==> flow/design.v <==
module bitonic_comp #(parameter DATA_WIDTH = 8, POLARITY = 0)
(clk, reset, valid, A, B, H, L, done);
input clk;
input reset;
input valid;
input [DATA_WIDTH-1:0] A;
input [DATA_WIDTH-1:0] B;
output [DATA_WIDTH-1:0] H;
output [DATA_WIDTH-1:0] L;
output done;
reg [DATA_WIDTH-1:0] H_r;
reg [DATA_WIDTH-1:0] L_r;
reg done_r;
wire comp;
assign comp = A < B;
assign H = H_r;
assign L = L_r;
assign done = done_r;
always @(posedge clk) begin
	if(reset) begin
		H_r <= 0;
		L_r <= 0;
		done_r <= 0;
	end else if(valid) begin
		if(POLARITY) begin
			H_r <= comp ? B : A;
			L_r <= comp ? A : B;
		end else begin
			H_r <= comp ? A : B;
			L_r <= comp ? B : A;
		end
		done_r <= 1;
	end else begin
		H_r <= 0;
		L_r <= 0;
		done_r <= 0;
	end
end
endmodule
module bitonic_node #(parameter DATA_WIDTH = 8, NODE_ORDER = 1, NODE_DWIDTH = 8, POLARITY = 1)
(clk, reset, valid, data_in, done, data_out);
input clk;
input reset;
input valid;
input [NODE_DWIDTH-1:0] data_in;
output done;
output [NODE_DWIDTH-1:0] data_out;
localparam NUM_COMP = 2**(NODE_ORDER-1);
genvar i_comp;
wire [NUM_COMP-1:0] nodes_done;
assign done = &nodes_done;
generate for(i_comp = 0; i_comp < NUM_COMP; i_comp = i_comp + 1) begin : comp_gen
	wire [DATA_WIDTH-1:0] A;
	wire [DATA_WIDTH-1:0] B;
	wire [DATA_WIDTH-1:0] H;
	wire [DATA_WIDTH-1:0] L;
	assign A = data_in[DATA_WIDTH*(i_comp + 1)-1-:DATA_WIDTH];
	assign B = data_in[DATA_WIDTH*(i_comp + 1 + NUM_COMP)-1-:DATA_WIDTH];
	assign data_out[DATA_WIDTH*(i_comp + 1)-1-:DATA_WIDTH] = H;
	assign data_out[DATA_WIDTH*(i_comp + 1 + NUM_COMP)-1-:DATA_WIDTH] = L;
	bitonic_comp #(.DATA_WIDTH(DATA_WIDTH), .POLARITY(POLARITY)) comp_constr (.clk(clk), .reset(reset), .valid(valid), .A(A), .B(B), .H(H), .L(L), .done(nodes_done[i_comp]));
end endgenerate
endmodule
module bitonic_block
#(parameter DATA_WIDTH = 8, BLOCK_DEPTH = 1, POLARITY = 0)
(clk, reset, data_in, valid, done, data_out);
input clk;
input reset;
input [2**BLOCK_DEPTH*DATA_WIDTH-1:0] data_in;
input valid;
output done;
output [2**BLOCK_DEPTH*DATA_WIDTH-1:0] data_out;
localparam T_WIDTH = 2**BLOCK_DEPTH*DATA_WIDTH;
localparam STATE_NUMS = $clog2(BLOCK_DEPTH + 1);
wire [T_WIDTH-1:0] bstage_outs [BLOCK_DEPTH:0];
wire [BLOCK_DEPTH:0] bstage_ready;
assign bstage_outs[0] = data_in;
assign bstage_ready[0] = valid;
assign done = bstage_ready[BLOCK_DEPTH] == 1;
assign data_out = done ? bstage_outs[BLOCK_DEPTH] : 0;
genvar i_bstage;
genvar i_node;
generate for(i_bstage = 0; i_bstage < BLOCK_DEPTH; i_bstage = i_bstage + 1) begin : bstage_gen
	localparam n_nodes = 2**i_bstage;
	wire [n_nodes-1:0] nodes_ready;
	assign bstage_ready[i_bstage + 1] = &nodes_ready;
	for(i_node = 0; i_node < n_nodes; i_node = i_node + 1) begin : node_gen
		localparam NODE_DWIDTH = DATA_WIDTH * 2**(BLOCK_DEPTH - i_bstage);
		wire [NODE_DWIDTH-1:0] node_data_in;
		assign node_data_in = bstage_outs[i_bstage][NODE_DWIDTH*(i_node+1)-1-:NODE_DWIDTH];
		wire [NODE_DWIDTH-1:0] node_data_out;
		bitonic_node #(.DATA_WIDTH(DATA_WIDTH), .NODE_ORDER(BLOCK_DEPTH - i_bstage), .NODE_DWIDTH(NODE_DWIDTH), .POLARITY(POLARITY)) node_constr (.clk(clk), .reset(reset), .valid(bstage_ready[i_bstage]), .data_in(node_data_in), .done(nodes_ready[i_node]), .data_out(node_data_out));
		assign bstage_outs[i_bstage+1][NODE_DWIDTH*(i_node+1)-1-:NODE_DWIDTH] = node_data_out;
	end
end endgenerate
endmodule
module bitonic_top
#(parameter NUM_INPUT = 16, DATA_WIDTH = 8)
(clk, reset, data_in, valid, done, data_out);
input clk;
input reset;
input [NUM_INPUT * DATA_WIDTH - 1:0] data_in;
input valid;
output done;
output [NUM_INPUT * DATA_WIDTH - 1:0] data_out;
localparam STAGES = $clog2(NUM_INPUT);
localparam ALL_WIDTH = NUM_INPUT * DATA_WIDTH;
wire [ALL_WIDTH - 1:0] stage_data [STAGES:0];
wire [STAGES:0] stage_ready;
assign stage_data[0] = data_in;
assign stage_ready[0] = valid;
assign done = stage_ready[STAGES] == 1;
assign data_out = stage_data[STAGES];
genvar i_stage;
genvar i_block;
generate for(i_stage = 0; i_stage < STAGES; i_stage = i_stage + 1) begin : stages_gen
	localparam BLOCK_COUNT = NUM_INPUT/(2**(i_stage+1));
	localparam BLOCK_DWIDTH = DATA_WIDTH*2**(i_stage+1);
	localparam BLOCK_DEPTH = i_stage + 1;
	wire [BLOCK_COUNT - 1:0] blks_done;
	assign stage_ready[i_stage+1] = &blks_done;
	for(i_block = 0; i_block < BLOCK_COUNT; i_block = i_block + 1) begin
		wire [BLOCK_DWIDTH-1:0] block_in;
		wire [BLOCK_DWIDTH-1:0] block_out;
		assign block_in = stage_data[i_stage][BLOCK_DWIDTH*(i_block+1)-1-:BLOCK_DWIDTH];
		assign stage_data[i_stage+1][BLOCK_DWIDTH*(i_block+1)-1-:BLOCK_DWIDTH] = block_out;
		bitonic_block #(.DATA_WIDTH(DATA_WIDTH), .BLOCK_DEPTH(BLOCK_DEPTH), .POLARITY(i_block%2)) blk_const (.clk(clk), .reset(reset), .data_in(block_in), .data_out(block_out), .done(blks_done[i_block]), .valid(stage_ready[i_stage]));
	end
end endgenerate
endmodule
--- tool output ---
### From RTL to reports: bitonic_top

Module bitonic_top before and after one edit of its RTL, step after step.
Lines under "original" count in the file above, lines under "edited" in the edited file.
"difference": "edited" minus "original" as printed here. "rel. change": 100 x difference / "original".
Operators carry their Yosys type and port widths (W data, S select, Z words).
Cell names lack the library's common part.
The mark -- stands for no value.

| design | value |
|---|---|
| design top | bitonic_top |
| clock port | clk |
| standard-cell library | sky130hd |
| corner | tt_025C_1v80 |

### Edit of the RTL

Unified diff, file above to edited file.
A script made this edit. It changes what the design does and was not meant as an optimisation.

```diff
@@ -52,5 +52,5 @@
 generate for(i_comp = 0; i_comp < NUM_COMP; i_comp = i_comp + 1) begin : comp_gen
 	wire [DATA_WIDTH-1:0] A;
-	wire [DATA_WIDTH-1:0] B;
+	wire [DATA_WIDTH/2-1:0] B;
 	wire [DATA_WIDTH-1:0] H;
 	wire [DATA_WIDTH-1:0] L;
```

### After elaboration

Source: Yosys, flattened and elaborated. Widths are those after wreduce. Registers that Yosys merges into a memory's read port (data or address) are not register bits. Print and check cells do not count. Equal cells are merged and count once.

Storage and ports:

| what | original | edited | difference | rel. change (%) |
|---|---|---|---|---|
| register bits | 1290 | 1070 | -220 | -17.05 |
| output and inout port bits | 129 | 129 | 0 | 0.00 |
| cells after elaboration | 455 | 714 | +259 | +56.92 |

Cells by class:

| what | original | edited | difference | rel. change (%) |
|---|---|---|---|---|
| multiplexer cells | 185 | 185 | 0 | 0.00 |
| reductions and logical operators | 10 | 115 | +105 | +1050.00 |
| order comparisons | 80 | 80 | 0 | 0.00 |
| bitwise logic cells | 10 | 59 | +49 | +490.00 |

Operator list:

| cell | original | edited | difference | rel. change (%) |
|---|---|---|---|---|
| $mux W8 | 160 | 0 | -160 | -100.00 |
| $mux W4 | 0 | 160 | +160 | -- |
| $reduce_or A3 Y1 | 0 | 105 | +105 | -- |
| $lt A8 B8 Y1 | 80 | 0 | -80 | -100.00 |
| $lt A8 B4 Y1 | 0 | 80 | +80 | -- |
| $not A1 Y1 | 10 | 59 | +49 | +490.00 |
| $mux W16 | 8 | 4 | -4 | -50.00 |
| $mux W12 | 0 | 4 | +4 | -- |
| $mux W32 | 4 | 2 | -2 | -50.00 |
| $mux W28 | 0 | 2 | +2 | -- |
| $mux W64 | 2 | 1 | -1 | -50.00 |
| $mux W60 | 0 | 1 | +1 | -- |
| $mux W1 | 10 | 10 | 0 | 0.00 |
| $reduce_or A2 Y1 | 10 | 10 | 0 | 0.00 |
| $mux W128 | 1 | 1 | 0 | 0.00 |

### Longest topological paths

Depth = most cells in a row (Yosys ltp): at word level without a register or memory, in the mapped netlist without a sequential cell, where the memories' decode and read muxes count.

Depth:

| what | original | edited | difference | rel. change (%) |
|---|---|---|---|---|
| word-level depth | 3 | 4 | +1 | +33.33 |
| ABC_AREA | 0 | 0 | -- | -- |
| gate-level depth with buffers | 13 | 11 | -2 | -15.38 |
| mapped depth without buffers | 7 | 6 | -1 | -14.29 |

### After synthesis

The flow's flattened synthesis, as Yosys stat reports it; memories are mapped. The netlist is that of the ABC_AREA named above (0 if unset); the other value can give another one.

Synthesis totals:

| what | original | edited | difference | rel. change (%) |
|---|---|---|---|---|
| cell area after synthesis (µm²) | 75462.4 | 39429.1 | -36033.3 | -47.75 |
| area of sequential cells (µm²) | 25824.8 | 20059.2 | -5765.6 | -22.33 |
| mapped flip-flops | 1290 | 1002 | -288 | -22.33 |
| standard cells after synthesis | 8527 | 3767 | -4760 | -55.82 |

Cells by type:

| type | original | edited | difference | rel. change (%) |
|---|---|---|---|---|
| nand3_1 | 1199 | 0 | -1199 | -100.00 |
| o211ai_1 | 533 | 0 | -533 | -100.00 |
| a21oi_1 | 532 | 24 | -508 | -95.49 |
| o21ai_0 | 408 | 56 | -352 | -86.27 |
| clkbuf_1 | 435 | 101 | -334 | -76.78 |
| ha_1 | 560 | 240 | -320 | -57.14 |
| nand4b_1 | 300 | 0 | -300 | -100.00 |
| a32oi_1 | 297 | 0 | -297 | -100.00 |
| dfxtp_1 | 1290 | 1002 | -288 | -22.33 |
| mux2i_1 | 354 | 640 | +286 | +80.79 |
| inv_1 | 420 | 168 | -252 | -60.00 |
| or3_1 | 241 | 0 | -241 | -100.00 |
| mux2_2 | 198 | 0 | -198 | -100.00 |
| nand2b_1 | 3 | 122 | +119 | +3966.67 |
| buf_2 | 101 | 28 | -73 | -72.28 |
| or2_2 | 0 | 66 | +66 | -- |
| a211oi_1 | 0 | 56 | +56 | -- |
| or4_1 | 0 | 56 | +56 | -- |

The list need not be complete.
The figures by module come from a second, unflattened synthesis with its own total; it is not the netlist above.

Second synthesis, totals:

| what | original | edited | difference | rel. change (%) |
|---|---|---|---|---|
| cells (unflattened synthesis) | 6831 | 6880 | +49 | +0.72 |
| area total of the unflattened synthesis (µm²) | 68035.3 | 68219.2 | +183.9 | +0.27 |

Rows give one instance, submodules left out.

By module, original:

| module | cells | times used | sequential area (µm²) | area (µm²) |
|---|---|---|---|---|
| bitonic_comp | 76 | 56 | 340.3 | 787.0 |
| bitonic_comp | 76 | 24 | 340.3 | 787.0 |
| bitonic_block | 289 | 1 | 0.0 | 1864.3 |
| bitonic_block | 39 | 2 | 0.0 | 265.3 |
| bitonic_block | 39 | 2 | 0.0 | 265.3 |
| bitonic_block | 17 | 4 | 0.0 | 126.4 |
| bitonic_block | 17 | 4 | 0.0 | 126.4 |
| bitonic_block | 73 | 1 | 0.0 | 490.5 |
| bitonic_block | 73 | 1 | 0.0 | 490.5 |
| bitonic_node | 1 | 8 | 0.0 | 6.3 |
| bitonic_top | 5 | 1 | 0.0 | 31.3 |
| bitonic_node | 1 | 3 | 0.0 | 8.8 |
| bitonic_node | 1 | 4 | 0.0 | 6.3 |
| bitonic_node | 3 | 1 | 0.0 | 16.3 |

original: Modules not listed: 3.

By module, edited:

| module | cells | times used | sequential area (µm²) | area (µm²) |
|---|---|---|---|---|
| bitonic_comp | 76 | 56 | 340.3 | 787.0 |
| bitonic_comp | 76 | 24 | 340.3 | 787.0 |
| bitonic_block | 289 | 1 | 0.0 | 1864.3 |
| bitonic_block | 39 | 2 | 0.0 | 265.3 |
| bitonic_block | 39 | 2 | 0.0 | 265.3 |
| bitonic_block | 17 | 4 | 0.0 | 126.4 |
| bitonic_block | 17 | 4 | 0.0 | 126.4 |
| bitonic_block | 73 | 1 | 0.0 | 490.5 |
| bitonic_block | 73 | 1 | 0.0 | 490.5 |
| bitonic_node | 2 | 8 | 0.0 | 10.0 |
| bitonic_node | 1 | 20 | 0.0 | 3.8 |
| bitonic_node | 1 | 12 | 0.0 | 3.8 |
| bitonic_node | 2 | 4 | 0.0 | 10.0 |
| bitonic_node | 2 | 3 | 0.0 | 12.5 |

edited: Modules not listed: 3.

### Worst setup path after synthesis

Source: OpenSTA report_checks on the synthesized netlist (no wires, ideal clock, input and output delay 20% of the period each), path of least setup slack; recovery checks are left aside. Register names are those of the netlist, which keeps one name where synthesis merged equal registers.

Path post-synthesis:

| what | original | edited | difference | rel. change (%) |
|---|---|---|---|---|
| path kind | flip-flop to flip-flop | flip-flop to flip-flop | -- | -- |
| start | register (name not given) | register (name not given) | -- | -- |
| end | register stages_gen[2].genblk1[0].blk_const.bstage_gen[0].node_gen[0].node_constr.comp_gen[2].comp_constr.L_r[7] | register stages_gen[2].genblk1[1].blk_const.bstage_gen[0].node_gen[0].node_constr.comp_gen[2].comp_constr.H_r[0] | -- | -- |
| path slack (ps) | 303 | 647 | +344 | -- |
| launch time at the first pin (ps) | 0 | 0 | 0 | -- |
| library setup time (ps) | 70 | 72 | +2 | -- |
| stages on the path | 14 | 11 | -3 | -21.43 |
| delay of the path (ps) | 2697 | 2354 | -343 | -12.72 |
| period (ps) | 3000 | 3000 | 0 | 0.00 |
| arrival (ps) | 2627 | 2282 | -345 | -13.13 |
| synthesis period reached (ps) | 2697 | 2353 | -344 | -12.75 |

"delay of the path" is the arrival time less input delay plus setup time.
"stages on the path": output pins that drive a net of the path, with the launching flip-flop's if there is one; two outputs of one cell count as two.
"synthesis period reached" = period - worst setup slack (recovery checks aside). The figure is calculated, with input and output delays left at 20% of the set period.
Between the ends stands the longest chain of elaborated cells between them, by number of cells; it is not shown to be the way that was timed. Of several equally long chains one is given.
A line is the first line of the expression or statement that the cell stems from. Yosys adds cells for indexed reads and writes and turns some case tables into memories.
At most two assigning lines are given for a register; there are more.

| between the ends, post-synthesis, original | value |
|---|---|
| cells stage by stage | dfxtp_1 buf_6 clkbuf_1 clkbuf_1 buf_2 buf_2 nand2_1 ha_1 nand3_1 o211ai_1 o21ai_1 buf_2 nand3_1 a21oi_1 |
| length of the longest elaborated chain | 3 |
| elaborated cells on any way between the ends | 6 |
| RTL lines with such cells | 3 |
| classes of those cells | compare (1); mux (3); logic (1); reduce/logical (1) |

Ends and longest elaborated chain, post-synthesis, original:

| what | line | text |
|---|---|---|
| $mux W32 | 80 | `assign data_out = done ? bstage_outs[BLOCK_DEPTH] : 0;` |
| $lt A8 B8 Y1 | 15 | `assign comp = A < B;` |
| $mux W8 | 30 | `L_r <= comp ? B : A;` |
| end: assignment | 27 | `L_r <= comp ? A : B;` |
| end: assignment | 30 |  |
| end: declaration | 12 | `reg [DATA_WIDTH-1:0] L_r;` |

| between the ends, post-synthesis, edited | value |
|---|---|
| cells stage by stage | dfxtp_1 buf_2 clkbuf_1 buf_2 clkbuf_1 and2_1 ha_1 a21oi_1 nand2_1 a31oi_4 mux2i_1 |
| length of the longest elaborated chain | 3 |
| elaborated cells on any way between the ends | 6 |
| RTL lines with such cells | 3 |
| classes of those cells | compare (1); mux (3); logic (1); reduce/logical (1) |

Ends and longest elaborated chain, post-synthesis, edited:

| what | line | text |
|---|---|---|
| $mux W32 | 80 | `assign data_out = done ? bstage_outs[BLOCK_DEPTH] : 0;` |
| $lt A8 B4 Y1 | 15 | `assign comp = A < B;` |
| $mux W4 | 26 | `H_r <= comp ? B : A;` |
| end: assignment | 26 |  |
| end: assignment | 29 | `H_r <= comp ? A : B;` |
| end: declaration | 11 | `reg [DATA_WIDTH-1:0] H_r;` |

### Worst path after layout

Path of least setup slack in the final report of each run of pair A (OpenROAD, finished layout, wires in). Where an end is a register, its clock arrival counts in the times.
The report prints the path's times to 10 ps; the period is as set.

Path post-layout:

| what | original | edited | difference | rel. change (%) |
|---|---|---|---|---|
| path kind | flip-flop to flip-flop | flip-flop to output port | -- | -- |
| start | register stages_gen[3].genblk1[0].blk_const.bstage_gen[0].node_gen[0].node_constr.comp_gen[6].comp_constr.L_r[6] | register stages_gen[3].genblk1[0].blk_const.bstage_gen[3].node_gen[7].node_constr.comp_gen[0].comp_constr.done_r | -- | -- |
| end | register stages_gen[3].genblk1[0].blk_const.bstage_gen[1].node_gen[1].node_constr.comp_gen[2].comp_constr.L_r[3] | output data_out[111] | -- | -- |
| launch time at the first pin (ps) | 760 | 650 | -110 | -14.47 |
| period (ps) | 2790 | 2790 | 0 | 0.00 |
| library setup time (ps) | 50 | -- | -- | -- |
| output delay (ps) | -- | 560 | -- | -- |
| stages on the path | 9 | 4 | -5 | -55.56 |
| path slack (ps) | 110 | 180 | +70 | -- |
| arrival (ps) | 3400 | 2060 | -1340 | -39.41 |

Between the ends stands the longest chain of elaborated cells between them, by number of cells; it is not shown to be the way that was timed. Of several equally long chains one is given.
At most two assigning lines are given for a register; there are more.

| between the ends, post-layout, original | value |
|---|---|
| cells stage by stage | dfxtp_1 inv_1 ha_1 and3_1 a221o_1 a31oi_4 mux2_2 o211ai_1 buf_4 |
| length of the longest elaborated chain | 2 |
| elaborated cells on any way between the ends | 2 |
| RTL lines with such cells | 2 |
| classes of those cells | compare (1); mux (1) |

Ends and longest elaborated chain, post-layout, original:

| what | line | text |
|---|---|---|
| start: declaration | 12 | `reg [DATA_WIDTH-1:0] L_r;` |
| start: assignment | 27 | `L_r <= comp ? A : B;` |
| start: assignment | 30 | `L_r <= comp ? B : A;` |
| $lt A8 B8 Y1 | 15 | `assign comp = A < B;` |
| $mux W8 | 30 |  |
| end: assignment | 27 |  |
| end: assignment | 30 |  |
| end: declaration | 12 |  |

| between the ends, post-layout, edited | value |
|---|---|
| cells stage by stage | dfxtp_4 buf_12 and2_1 clkdlybuf4s50_1 |
| length of the longest elaborated chain | 1 |
| elaborated cells on any way between the ends | 1 |
| RTL lines with such cells | 1 |
| classes of those cells | mux (1) |

Ends and longest elaborated chain, post-layout, edited:

| what | line | text |
|---|---|---|
| start: declaration | 13 | `reg done_r;` |
| start: assignment | 23 | `done_r <= 0;` |
| start: assignment | 32 | `done_r <= 1;` |
| $mux W128 | 80 | `assign data_out = done ? bstage_outs[BLOCK_DEPTH] : 0;` |
| end: declaration | 105 | `output [NUM_INPUT * DATA_WIDTH - 1:0] data_out;` |

### Measured runs

Runs of the flow (Yosys, OpenROAD) on both versions; the two runs of a pair have the same settings. The constraints put input and output delay at 20% of the set period each and load the outputs with 0.01 pF.

| flow settings, pair A | value |
|---|---|
| period_ns | 2.79 |
| CAP_MARGIN | 20 |
| CORE_MARGIN | 2 |
| CORE_UTILIZATION | 40 |
| SLEW_MARGIN | 20 |

Measured results, pair A:

| what | original | edited | difference | rel. change (%) |
|---|---|---|---|---|
| achieved period (ps) | 2676 | 2614 | -62 | -2.32 |
| smallest hold slack (ps) | 437 | 339 | -98 | -- |
| full die area (µm²) | 192146.0 | 101099.0 | -91047.0 | -47.38 |
| total power of the final layout (µW) | 40889 | 30018 | -10871 | -26.59 |
| post-route utilization | 0.459 | 0.487 | +0.028 | -- |
| worst setup slack after layout (ps) | 114 | 176 | +62 | -- |
| standard-cell area after routing (µm²) | 86061.3 | 47679.5 | -38381.8 | -44.60 |
| Yosys chip area after synthesis (µm²) | 75462.4 | 39429.1 | -36033.3 | -47.75 |
| setup total negative slack (ps) | 0 | 0 | 0 | -- |

| flow settings, pair B | value |
|---|---|
| CAP_MARGIN | 0 |
| CELL_PAD_IN_SITES_DETAIL_PLACEMENT | 2 |
| CELL_PAD_IN_SITES_GLOBAL_PLACEMENT | 0 |
| CORE_UTILIZATION | 43 |
| CTS_CLUSTER_DIAMETER | 80 |
| CTS_CLUSTER_SIZE | 92 |
| MAX_ROUTING_LAYER | met5 |
| MIN_ROUTING_LAYER | met1 |
| PLACE_DENSITY_LB_ADDON | 0.2 |
| SETUP_SLACK_MARGIN | 0.29 |
| period_ns | 3.35 |
| CORE_MARGIN | 2 |
| SLEW_MARGIN | 20 |

Measured results, pair B:

| what | original | edited | difference | rel. change (%) |
|---|---|---|---|---|
| achieved period (ps) | 3139 | 2936 | -203 | -6.47 |
| smallest hold slack (ps) | 480 | 459 | -21 | -- |
| full die area (µm²) | 178861.0 | 94132.4 | -84728.6 | -47.37 |
| total power of the final layout (µW) | 32028 | 20400 | -11628 | -36.31 |
| post-route utilization | 0.476 | 0.498 | +0.022 | -- |
| worst setup slack after layout (ps) | 211 | 414 | +203 | -- |
| standard-cell area after routing (µm²) | 82949.6 | 45419.8 | -37529.8 | -45.24 |
| Yosys chip area after synthesis (µm²) | 75462.4 | 39429.1 | -36033.3 | -47.75 |
| setup total negative slack (ps) | 0 | 0 | 0 | -- |

"achieved period": clock period set for the run, less the worst setup slack. It is reckoned from that one timing run; input and output delays stay at 20% of the period that was set.
"total power of the final layout": no workload was simulated; the value follows from the tool's default switching activity.
--- end ---
